==> flow/design.v <==
module UART_TX_CTRL
#(
    parameter [ 1:0] RDY       = 2'b01,
    parameter [ 1:0] LOAD      = 2'b10,
    parameter [ 1:0] SEND      = 2'b11,
    parameter [ 3:0] IDX_MAX   = 10,
    parameter [13:0] TMR_MAX   = 14'b10100010110000  
)
(
    input  wire       CLK,
    input  wire       rst,
    input  wire       send,
    input  wire [7:0] send_data,
    output wire       ready,
    output wire       UART_TX
);
reg         tx_bit;
reg  [ 1:0] tx_state;
reg  [ 9:0] tx_data;
reg  [ 3:0] index;
reg  [13:0] tx_tmr;
wire        bit_done;
always @(posedge CLK) begin : state_transition
    if (rst)
        tx_state <= RDY;
    else
    case (tx_state)
        RDY:
            if (send)
                tx_state <= LOAD;
        LOAD:
            tx_state <= SEND;
        SEND:
            if (bit_done) begin
                if (index == IDX_MAX)
                    tx_state <= RDY;
                else
                    tx_state <= LOAD;
            end
        default:  
            tx_state <= RDY;
    endcase
end
always @(posedge CLK) begin : timing
    if (rst || tx_state == RDY) begin
        tx_tmr <= 14'd0;
    end
    else begin
        if (bit_done)
            tx_tmr <= 14'd0;
        else
            tx_tmr <= tx_tmr + 1;
    end
end
always @(posedge CLK) begin : increment_index
    if (rst || tx_state == RDY)
        index <= 0;
    else if (tx_state == LOAD)
        index <= index + 1;
end
always @(posedge CLK) begin : data_latch
    if (send)
        tx_data <= {1'b1, send_data, 1'b0};
end
always @(posedge CLK) begin : bit0
    if (rst || tx_state == RDY)
        tx_bit <= 1'b1;
    else if (tx_state == LOAD)
        tx_bit <= tx_data[index];
end
assign bit_done = (tx_tmr == TMR_MAX)? 1 : 0;
assign UART_TX   = tx_bit;
assign ready     = (tx_state == RDY)? 1 : 0;
endmodule
module UART_RX_CTRL
#(
    parameter [ 2:0] WAIT_START  = 3'b001,
    parameter [ 2:0] STORE_START = 3'b010,
    parameter [ 2:0] STORE_DATA  = 3'b011,
    parameter [ 2:0] STORE_STOP  = 3'b100,
    parameter [ 2:0] STORE_LAST  = 3'b101,
    parameter [13:0] TMR_MAX     = 14'b10100010110000  
)(
    input  wire        CLK,
    input  wire        rst,
    input  wire        UART_RX,
    output reg  [ 7:0] recv_data,
    output wire        vald_data
);
reg  [ 2:0] rx_reg;
reg  [ 2:0] rx_state;
reg  [13:0] rx_tmr;
reg  [ 2:0] bit_count;
wire        sample_point;
wire        startbit_detected;
always @(posedge CLK) begin : rx_latch_n_shift
    if (rst)
        rx_reg <= 3'd0;
    else
        rx_reg <= {rx_reg[1:0], UART_RX};
end
function set_startbit_detected;
    input state, rx2, rx1;
    begin
        if (state==WAIT_START && rx2==1'b1 && rx1==1'b0)
            set_startbit_detected = 1'b1;
        else
            set_startbit_detected = 1'b0;
    end
endfunction
assign startbit_detected = set_startbit_detected(
                            rx_state,
                            rx_reg[2],
                            rx_reg[1]
                        );
always @(posedge CLK) begin : rx_timer
    if (rst) begin
        rx_tmr <= 14'd0;
    end
    else if (startbit_detected == 1'b1) begin
        rx_tmr <= 14'd0;
    end
    else begin
        if (rx_tmr == TMR_MAX)
            rx_tmr <= 14'd0;
        else
            rx_tmr <= rx_tmr + 14'd1;
    end
end
assign sample_point = (rx_tmr == 14'd0)? 1'b1 : 1'b0;
always @(posedge CLK) begin : state_transition_n_bit_count
    if (rst) begin
        rx_state  <= WAIT_START;
        bit_count <= 3'd0;
    end
    else
    case (rx_state)
        WAIT_START:
            if (startbit_detected == 1'b1) begin
                rx_state <= STORE_START;
                bit_count <= 3'd0;
            end
        STORE_START:
            if (sample_point == 1'b1) begin
                if (rx_reg[1] == 1'b0)
                    rx_state <= STORE_DATA;
                else  
                    rx_state <= WAIT_START;
            end
        STORE_DATA:
            if (sample_point == 1'b1) begin
                recv_data <= {rx_reg[1], recv_data[7:1]};
                if (bit_count == 3'd7)
                    rx_state <= STORE_STOP;
                else
                    bit_count <= bit_count + 3'd1;
            end
        STORE_STOP:
            if (sample_point == 1'b1) begin
                if (rx_reg[1] == 1'b1)
                    rx_state <= STORE_LAST;
                else  
                    rx_state <= WAIT_START;
            end
        STORE_LAST:
            rx_state <= WAIT_START;
        default:  
            rx_state <= WAIT_START;
    endcase
end
assign vald_data = (rx_state == STORE_LAST)? 1'b1 : 1'b0;
endmodule
module FIFO
#(
    parameter ADDR_WIDTH = 8,
    parameter DATA_WIDTH = 8
)
(
    input  wire                  CLK,
    input  wire                  rst,
    input  wire                  w_enable,
    input  wire                  r_enable,
    input  wire [DATA_WIDTH-1:0] w_data,
    output reg  [DATA_WIDTH-1:0] r_data,
    output reg  [ADDR_WIDTH:0]   count
);
reg [ADDR_WIDTH-1:0] w_addr;
reg [ADDR_WIDTH-1:0] r_addr;
reg [DATA_WIDTH-1:0] ram [2**ADDR_WIDTH-1:0];
always @(posedge CLK) begin : dpm
    if (w_enable)
        ram[w_addr] <= w_data;
    if (rst)
        r_data      <= 0;
    else if (r_enable)
        r_data      <= ram[r_addr];
end
always @(posedge CLK) begin : addr
    if (rst) begin
        w_addr <= 0;
        r_addr <= 0;
    end
    else begin
        if (w_enable)
            w_addr <= w_addr + 1'b1;
        if (r_enable)
            r_addr <= r_addr + 1'b1;
    end
end
always @(posedge CLK) begin : count_data
    if (rst)
        count <= 0;
    else
    case ({w_enable, r_enable})
        2'b00: count <= count;
        2'b01: count <= count - 1'b1;
        2'b10: count <= count + 1'b1;
        2'b11: count <= count;
    endcase
end
endmodule
module UART
#(
    parameter [ 2:0] WAIT_ACTI      = 3'b001,
    parameter [ 2:0] SEND_CHAR      = 3'b010,
    parameter [ 2:0] RDY            = 3'b011,
    parameter [ 2:0] WAIT_RDY       = 3'b100,
    parameter [ 3:0] BTN_STR_LEN    = 4'd8,
    parameter [ 1:0] PARROT_STR_LEN = 2'd3,
    parameter        BTN            = 1'b0,
    parameter        PARROT         = 1'b1,
    parameter [13:0] BAUD_TMR_MAX   = 14'd15  
)
(
    input  wire CLK,        
    input  wire rst,        
    input  wire btn_0,      
    output wire UART_TX,    
    input  wire UART_RX     
);
reg  [ 2:0] uart_state;
wire [ 7:0] btn_str        [ 7:0];
reg  [ 3:0] str_idx;
reg         send_mode;
reg         send_char;
wire        send;
reg  [ 7:0] send_data;
wire        ready;
assign send = send_char;
wire [ 7:0] recv_data;
wire        vald_data;
wire        w_enable;
wire        r_enable;
wire [ 7:0] r_data;
wire [ 8:0] count;
assign btn_str[0] = 8'h02;  
assign btn_str[1] = 8'h41;  
assign btn_str[2] = 8'h52;  
assign btn_str[3] = 8'h54;  
assign btn_str[4] = 8'h59;  
assign btn_str[5] = 8'h0D;  
assign btn_str[6] = 8'h0A;  
assign btn_str[7] = 8'h03;  
UART_TX_CTRL #(.TMR_MAX(BAUD_TMR_MAX)) uart_tx_ctrl (
    CLK,
    rst,
    send,
    send_data,
    ready,
    UART_TX
);
UART_RX_CTRL #(.TMR_MAX(BAUD_TMR_MAX)) uart_rx_ctrl (
    CLK,
    rst,
    UART_RX,
    recv_data,
    vald_data
);
assign w_enable = (vald_data == 1'b1 && count < 2**8);
assign r_enable = (count > 0 && uart_state == WAIT_ACTI)? 1 : 0;
FIFO fifo (
    CLK,
    rst,
    w_enable,
    r_enable,
    recv_data,  
    r_data,
    count
);
always @(posedge CLK) begin : state_transition
    if (rst) begin
        uart_state <= WAIT_ACTI;
        send_mode  <= BTN;
    end
    else
    case (uart_state)
        WAIT_ACTI:
            if (r_enable) begin
                uart_state <= SEND_CHAR;
                send_mode  <= PARROT;
            end
            else if (btn_0 == 1'b1) begin
                uart_state <= SEND_CHAR;
                send_mode  <= BTN;
            end
        SEND_CHAR:
            uart_state <= RDY;
        RDY:
            uart_state <= WAIT_RDY;
        WAIT_RDY:
            if (ready == 1'b1) begin
                case (send_mode)
                    PARROT: begin
                        uart_state <= WAIT_ACTI;
                    end
                    BTN: begin
                        if (str_idx == BTN_STR_LEN)
                            uart_state <= WAIT_ACTI;
                        else
                            uart_state <= SEND_CHAR;
                    end
                endcase
            end
        default:  
            uart_state <= WAIT_ACTI;
    endcase
end
always @(posedge CLK) begin : inc_idx
    if (rst || uart_state == WAIT_ACTI)
        str_idx <= 0;
    else if (uart_state == SEND_CHAR)
        str_idx <= str_idx + 1;
end
always @(posedge CLK) begin : char_load
    if (rst) begin
        send_char <= 1'b0;
        send_data <= 0;
    end
    else if (uart_state == SEND_CHAR) begin
        send_char <= 1'b1;
        if (send_mode == PARROT)
            send_data <= r_data;
        else if (send_mode == BTN)
            send_data <= btn_str[str_idx[2:0]];
    end
    else begin
        send_char <= 1'b0;
    end
end
endmodule
-- From RTL to reports: UART
Tool output for the design above, in the order of the flow.
Line numbers count from 1 in the design file above.
Cell names lack the library's common part.
Not given: --
- design top: UART
- clock: CLK
- standard-cell library: sky130hd
- library corner: tt_025C_1v80

-- After elaboration
Counts by Yosys on the flattened word-level netlist (proc, flatten, opt, wreduce; memories kept). Register bits leave out memories and registers merged into their read ports (data or address). Print and check cells are left out. Cells with the same type and inputs are merged into one.
Memory sizes are those after Yosys's memory passes, which may raise the word count (mostly to a power of two), join words into wider ones and drop unused or constant bits.
- output and inout port bits at 1
- bits in registers: 102
- elaborated cells at 128
- word width x clocked read ports at 8
- memory bits (writable) at 2048
- noted memories: 1
- noted shift operators: 1
- mux-type cells: 37
- $lt $le $gt $ge: 2
- reductions and logical operators at 20
- bitwise operators at 3
- add/sub/neg operators at 9
- eq/ne operators: 37
- memory list (name ; depth ; width ; rd ports ; wr ports ; RTL line ; source):
    fifo.ram ; 256 ; 8 ; 1 ; 1 ; 189 ; reg [DATA_WIDTH-1:0] ram [2**ADDR_WIDTH-1:0];
- operator list (cell ; count):
    case mux 8 bit (select 8 bit) ; 1
    two-way mux 3 bit ; 12
    adder 14 x 1 -> 14 bit (second input constant) ; 2
    equality test 14 x 4 -> 1 bit (second input constant) ; 2
    equality test 3 bit (second input constant) ; 8
    case mux 3 bit (select 4 bit) ; 2
    two-way mux 8 bit ; 3
    equality test 3 x 2 -> 1 bit (second input constant) ; 6
    case mux 9 bit (select 2 bit) ; 1
    adder 8 x 1 -> 8 bit (second input constant) ; 2
    logical NOT 14 bit ; 1
    inequality test 2 x 1 -> 1 bit (second input constant) ; 7
    case mux 3 bit (select 2 bit) ; 2
    variable part select 10 x 4 -> 1 bit ; 1
    two-way mux 1 bit ; 10
    two-way mux 2 bit ; 5
    equality test 3 x 1 -> 1 bit (second input constant) ; 3
    adder 9 x 1 -> 9 bit (second input constant) ; 1
    subtractor 9 x 1 -> 9 bit (second input constant) ; 1
    > comparator 9 x 1 -> 1 bit (second input constant) ; 1
    < comparator 9 bit (second input constant) ; 1
    equality test 2 bit (second input constant) ; 4
    adder 4 x 1 -> 4 bit (second input constant) ; 2
    equality test 4 bit (second input constant) ; 2
    AND reduction 2 bit ; 3
    case mux 2 bit (select 3 bit) ; 1
    AND reduction 5 bit ; 1
    logical AND 1 bit ; 4
Not listed: further kinds 13, cells in them 20.

-- Logic depth
Depth = most cells in a row (Yosys ltp): at word level without a register or memory, in the mapped netlist without a sequential cell, where the memories' decode and read muxes count.
- noted word-level depth: 5
- noted ABC_AREA: 0
- mapped depth at 13
- noted mapped depth without buffers: 13

-- After synthesis
Source: synth_stat.txt of the flow (Yosys; design flattened, memories mapped). It holds for the ABC_AREA given above (unset counts as 0); a run with the other value may have another netlist.
- cells by type (cell ; count ; total area (um^2)):
    edfxtp_1 ; 2064 ; 6.2E+04
    mux4_2 ; 503 ; 1.13E+04
    dfxtp_1 ; 96 ; 1.92E+03
    mux2i_1 ; 156 ; 1.56E+03
    nor2_1 ; 369 ; 1.39E+03
    nand2_1 ; 124 ; 465.446
    a21oi_1 ; 85 ; 425.408
    clkbuf_1 ; 107 ; 401.635
    buf_6 ; 30 ; 337.824
    ha_1 ; 26 ; 325.312
    a22oi_1 ; 35 ; 262.752
    nand3_1 ; 52 ; 260.25
    buf_2 ; 50 ; 250.24
    o21ai_0 ; 50 ; 250.24
    o221ai_1 ; 26 ; 227.718
    o22ai_1 ; 34 ; 212.704
    xor2_1 ; 23 ; 201.443
    xnor2_1 ; 21 ; 183.926
Other cell types: 52; their cells: 362.
- standard cells after synthesis: 4213
- mapped area at 84476.0 um^2
- mapped flip-flops at 2160
- buffer cells: 245
By module: a second synthesis without flattening, with its own total; a netlist apart from the flattened one above.
- noted cell total of the unflattened synthesis: 4435
- area (unflattened synthesis) at 84967.7 um^2
Each row is one instance without its submodules.
- by module (module ; times used ; cells ; seq. area (um^2) ; area (um^2)):
    FIFO ; 1 ; 4072 ; 62159.6 ; 81479.4
    UART_RX_CTRL (TMR_MAX=15) ; 1 ; 136 ; 700.7 ; 1360.1
    UART_TX_CTRL (TMR_MAX=15) ; 1 ; 127 ; 680.7 ; 1252.5
    UART ; 1 ; 100 ; 360.3 ; 875.8

-- Timing after synthesis
Path of least setup slack by OpenSTA after synthesis, without wires, with an ideal clock, recovery checks aside; 20% of the period is set as input and as output delay. Where synthesis merged equal registers, the netlist keeps one of their names.
- kind: reg2reg
- start: register uart_rx_ctrl.recv_data[1]
- end: memory fifo.ram[0][1]
- noted clock period: 10000 ps
- buffers on the path at 0
- driving pins on the path: 1
- arrival at 3240 ps
- path delay at 4060 ps
- slack: 5940 ps
- period reached after synthesis at 4060 ps
"path delay" = arrival - input delay + setup time.
"driving pins on the path": output pins that drive a net of the path, with the launching flip-flop's if there is one; two outputs of one cell count as two.
"period reached after synthesis" = period - worst setup slack (recovery checks aside). The figure is calculated, with input and output delays left at 20% of the set period.
The rows between start and end are the longest chain of elaborated cells between them; the timing report does not say that the signal goes this way. Where chains are equally long, one stands for them.
Each line given opens the expression or statement behind the cell; cells for indexed reads and writes are added by Yosys, which also makes memories of some case tables.
- cells stage by stage: edfxtp_1
- cells in the longest elaborated chain: 1
- elaborated cells on any way between the ends at 1
- RTL lines with such cells: 1
- classes of those cells: 1 x mux
- RTL lines, path post-synthesis (what ; RTL line ; source):
    from (decl) ; 87 ; output reg  [ 7:0] recv_data,
    from (assign) ; 152 ; recv_data <= {rx_reg[1], recv_data[7:1]};
    two-way mux 8 bit ; 191 ; if (w_enable)
    to (decl) ; 189 ; reg [DATA_WIDTH-1:0] ram [2**ADDR_WIDTH-1:0];

-- Timing after layout
From the final timing report of run 1: the path of least setup slack in the routed layout; clock arrival at registers is part of the times.
The report prints the path's times to 10 ps; the period is as set.
- kind: reg2reg
- start: register fifo.r_addr[1]
- end: register fifo.r_data[0]
- buffers on the path at 2
- arrival at 6310 ps
- driving pins on the path: 10
- noted clock period: 10000 ps
- slack: 4450 ps
- cells stage by stage: dfxtp_4 > buf_4 > buf_4 > mux4_2 > mux4_2 > nor2_1 > nor3_1 > nor4_1 > o21ai_0 > a32o_1
- RTL lines, path after layout (what ; RTL line ; source):
    from (decl) ; 188 ; reg [ADDR_WIDTH-1:0] r_addr;
    from (assign) ; 201 ; r_addr <= 0;
    from (assign) ; 207 ; r_addr <= r_addr + 1'b1;
    to (decl) ; 184 ; output reg  [DATA_WIDTH-1:0] r_data,
No chain of elaborated cells between the ends is given.

Subject: UART on sky130hd, stored results

Hello all,

Design UART on sky130hd. What follows are 4 stored runs of the flow, each under its own settings; their order means nothing. The constraints put input and output delay at 20% of the set period each and load the outputs with 0.01 pF.
"critical setup path time" is the time allowed to the run's worst setup path (the clock period less input and output delay, where it has them) less its slack. Clock arrival times count: a late capture clock shortens it, a late launch clock lengthens it.
"critical setup path time" is known to 10 ps.

Run 1

==> flow/run.sh <==
#!/bin/bash
# the make line also repeats the synthesis and layout settings of config.mk as NAME=value (left out here)
make -C /OpenROAD-flow-scripts/flow DESIGN_CONFIG=/design/flow/config.mk WORK_HOME=/design/flow/orfs CLKGATE_MAP_FILE= finish
==> flow/config.mk <==
export PLATFORM = sky130hd
export DESIGN_NAME = UART
export DESIGN_NICKNAME = UART
export VERILOG_FILES = /design/flow/design.v
export SDC_FILE = /design/flow/constraint.sdc
export NUM_CORES = 4
export LEC_CHECK = 0
export CAP_MARGIN = 20
export CELL_PAD_IN_SITES_DETAIL_PLACEMENT = 2
export CORE_ASPECT_RATIO = 1.34
export CORE_MARGIN = 7
export CORE_UTILIZATION = 40
export CTS_CLUSTER_DIAMETER = 306
export GPL_ROUTABILITY_DRIVEN = 0
export PLACE_DENSITY_LB_ADDON = 0.23
export SETUP_SLACK_MARGIN = -0.67
export SLEW_MARGIN = 20
==> flow/constraint.sdc <==
create_clock -name core_clock -period 10.0 [get_ports {CLK}]
set_input_delay 2.0000 -clock core_clock [delete_from_list [all_inputs] [get_ports {CLK}]]
set_output_delay 2.0000 -clock core_clock [all_outputs]
set_load 0.01 [all_outputs]

Measured in run 1:
- noted the setup slack of the critical path: 4451 ps
- critical setup path time at 5550 ps
- worst setup path type: reg2reg
- noted the worst hold slack: 447 ps
- std-cell area (final layout) at 94358.0 um^2
- synthesized cell area: 84476.0 um^2
- noted the area inside the die boundary: 224391.0 um^2
- post-route utilization: 44.9%

Run 2

==> flow/run.sh <==
#!/bin/bash
# the make line also repeats the synthesis and layout settings of config.mk as NAME=value (left out here)
make -C /OpenROAD-flow-scripts/flow DESIGN_CONFIG=/design/flow/config.mk WORK_HOME=/design/flow/orfs CLKGATE_MAP_FILE= finish
==> flow/config.mk <==
export PLATFORM = sky130hd
export DESIGN_NAME = UART
export DESIGN_NICKNAME = UART
export VERILOG_FILES = /design/flow/design.v
export SDC_FILE = /design/flow/constraint.sdc
export NUM_CORES = 4
export LEC_CHECK = 0
export ABC_AREA = 0
export CAP_MARGIN = 20
export CELL_PAD_IN_SITES_DETAIL_PLACEMENT = 2
export CORE_MARGIN = 8
export CORE_UTILIZATION = 20
export GPL_ROUTABILITY_DRIVEN = 0
export PLACE_DENSITY = 0.86
export SETUP_SLACK_MARGIN = 0.58
export SLEW_MARGIN = 5
export TNS_END_PERCENT = 15
==> flow/constraint.sdc <==
create_clock -name core_clock -period 4.4 [get_ports {CLK}]
set_input_delay 0.8800 -clock core_clock [delete_from_list [all_inputs] [get_ports {CLK}]]
set_output_delay 0.8800 -clock core_clock [all_outputs]
set_load 0.01 [all_outputs]

Measured in run 2:
- noted the setup slack of the critical path: 89 ps
- critical setup path time at 4310 ps
- worst setup path type: reg2reg
- noted the worst hold slack: 456 ps
- std-cell area (final layout) at 99392.8 um^2
- synthesized cell area: 84476.0 um^2
- noted the area inside the die boundary: 443429.0 um^2
- post-route utilization: 23.6%

Run 3

==> flow/run.sh <==
#!/bin/bash
# the make line also repeats the synthesis and layout settings of config.mk as NAME=value (left out here)
make -C /OpenROAD-flow-scripts/flow DESIGN_CONFIG=/design/flow/config.mk WORK_HOME=/design/flow/orfs CLKGATE_MAP_FILE= finish
==> flow/config.mk <==
export PLATFORM = sky130hd
export DESIGN_NAME = UART
export DESIGN_NICKNAME = UART
export VERILOG_FILES = /design/flow/design.v
export SDC_FILE = /design/flow/constraint.sdc
export NUM_CORES = 4
export LEC_CHECK = 0
export CAP_MARGIN = 10
export CORE_ASPECT_RATIO = 0.56
export CORE_MARGIN = 3
export CORE_UTILIZATION = 50
export CTS_CLUSTER_DIAMETER = 50
export CTS_CLUSTER_SIZE = 18
export SLEW_MARGIN = 10
==> flow/constraint.sdc <==
create_clock -name core_clock -period 4.25 [get_ports {CLK}]
set_input_delay 0.8500 -clock core_clock [delete_from_list [all_inputs] [get_ports {CLK}]]
set_output_delay 0.8500 -clock core_clock [all_outputs]
set_load 0.01 [all_outputs]

Measured in run 3:
- noted the setup slack of the critical path: 374 ps
- critical setup path time at 3880 ps
- worst setup path type: reg2reg
- noted the worst hold slack: 439 ps
- std-cell area (final layout) at 92829.0 um^2
- synthesized cell area: 84476.0 um^2
- noted the area inside the die boundary: 174127.0 um^2
- post-route utilization: 55.5%

Run 4

==> flow/run.sh <==
#!/bin/bash
# the make line also repeats the synthesis and layout settings of config.mk as NAME=value (left out here)
make -C /OpenROAD-flow-scripts/flow DESIGN_CONFIG=/design/flow/config.mk WORK_HOME=/design/flow/orfs CLKGATE_MAP_FILE= finish
==> flow/config.mk <==
export PLATFORM = sky130hd
export DESIGN_NAME = UART
export DESIGN_NICKNAME = UART
export VERILOG_FILES = /design/flow/design.v
export SDC_FILE = /design/flow/constraint.sdc
export NUM_CORES = 4
export LEC_CHECK = 0
export CAP_MARGIN = 20
export CORE_MARGIN = 2
export CORE_UTILIZATION = 40
export SLEW_MARGIN = 20
==> flow/constraint.sdc <==
create_clock -name core_clock -period 10.0 [get_ports {CLK}]
set_input_delay 2.0000 -clock core_clock [delete_from_list [all_inputs] [get_ports {CLK}]]
set_output_delay 2.0000 -clock core_clock [all_outputs]
set_load 0.01 [all_outputs]

Measured in run 4:
- noted the setup slack of the critical path: 5379 ps
- critical setup path time at 4620 ps
- worst setup path type: reg2reg
- noted the worst hold slack: 429 ps
- std-cell area (final layout) at 94491.9 um^2
- synthesized cell area: 84476.0 um^2
- noted the area inside the die boundary: 214883.0 um^2
- post-route utilization: 45.0%

Thanks
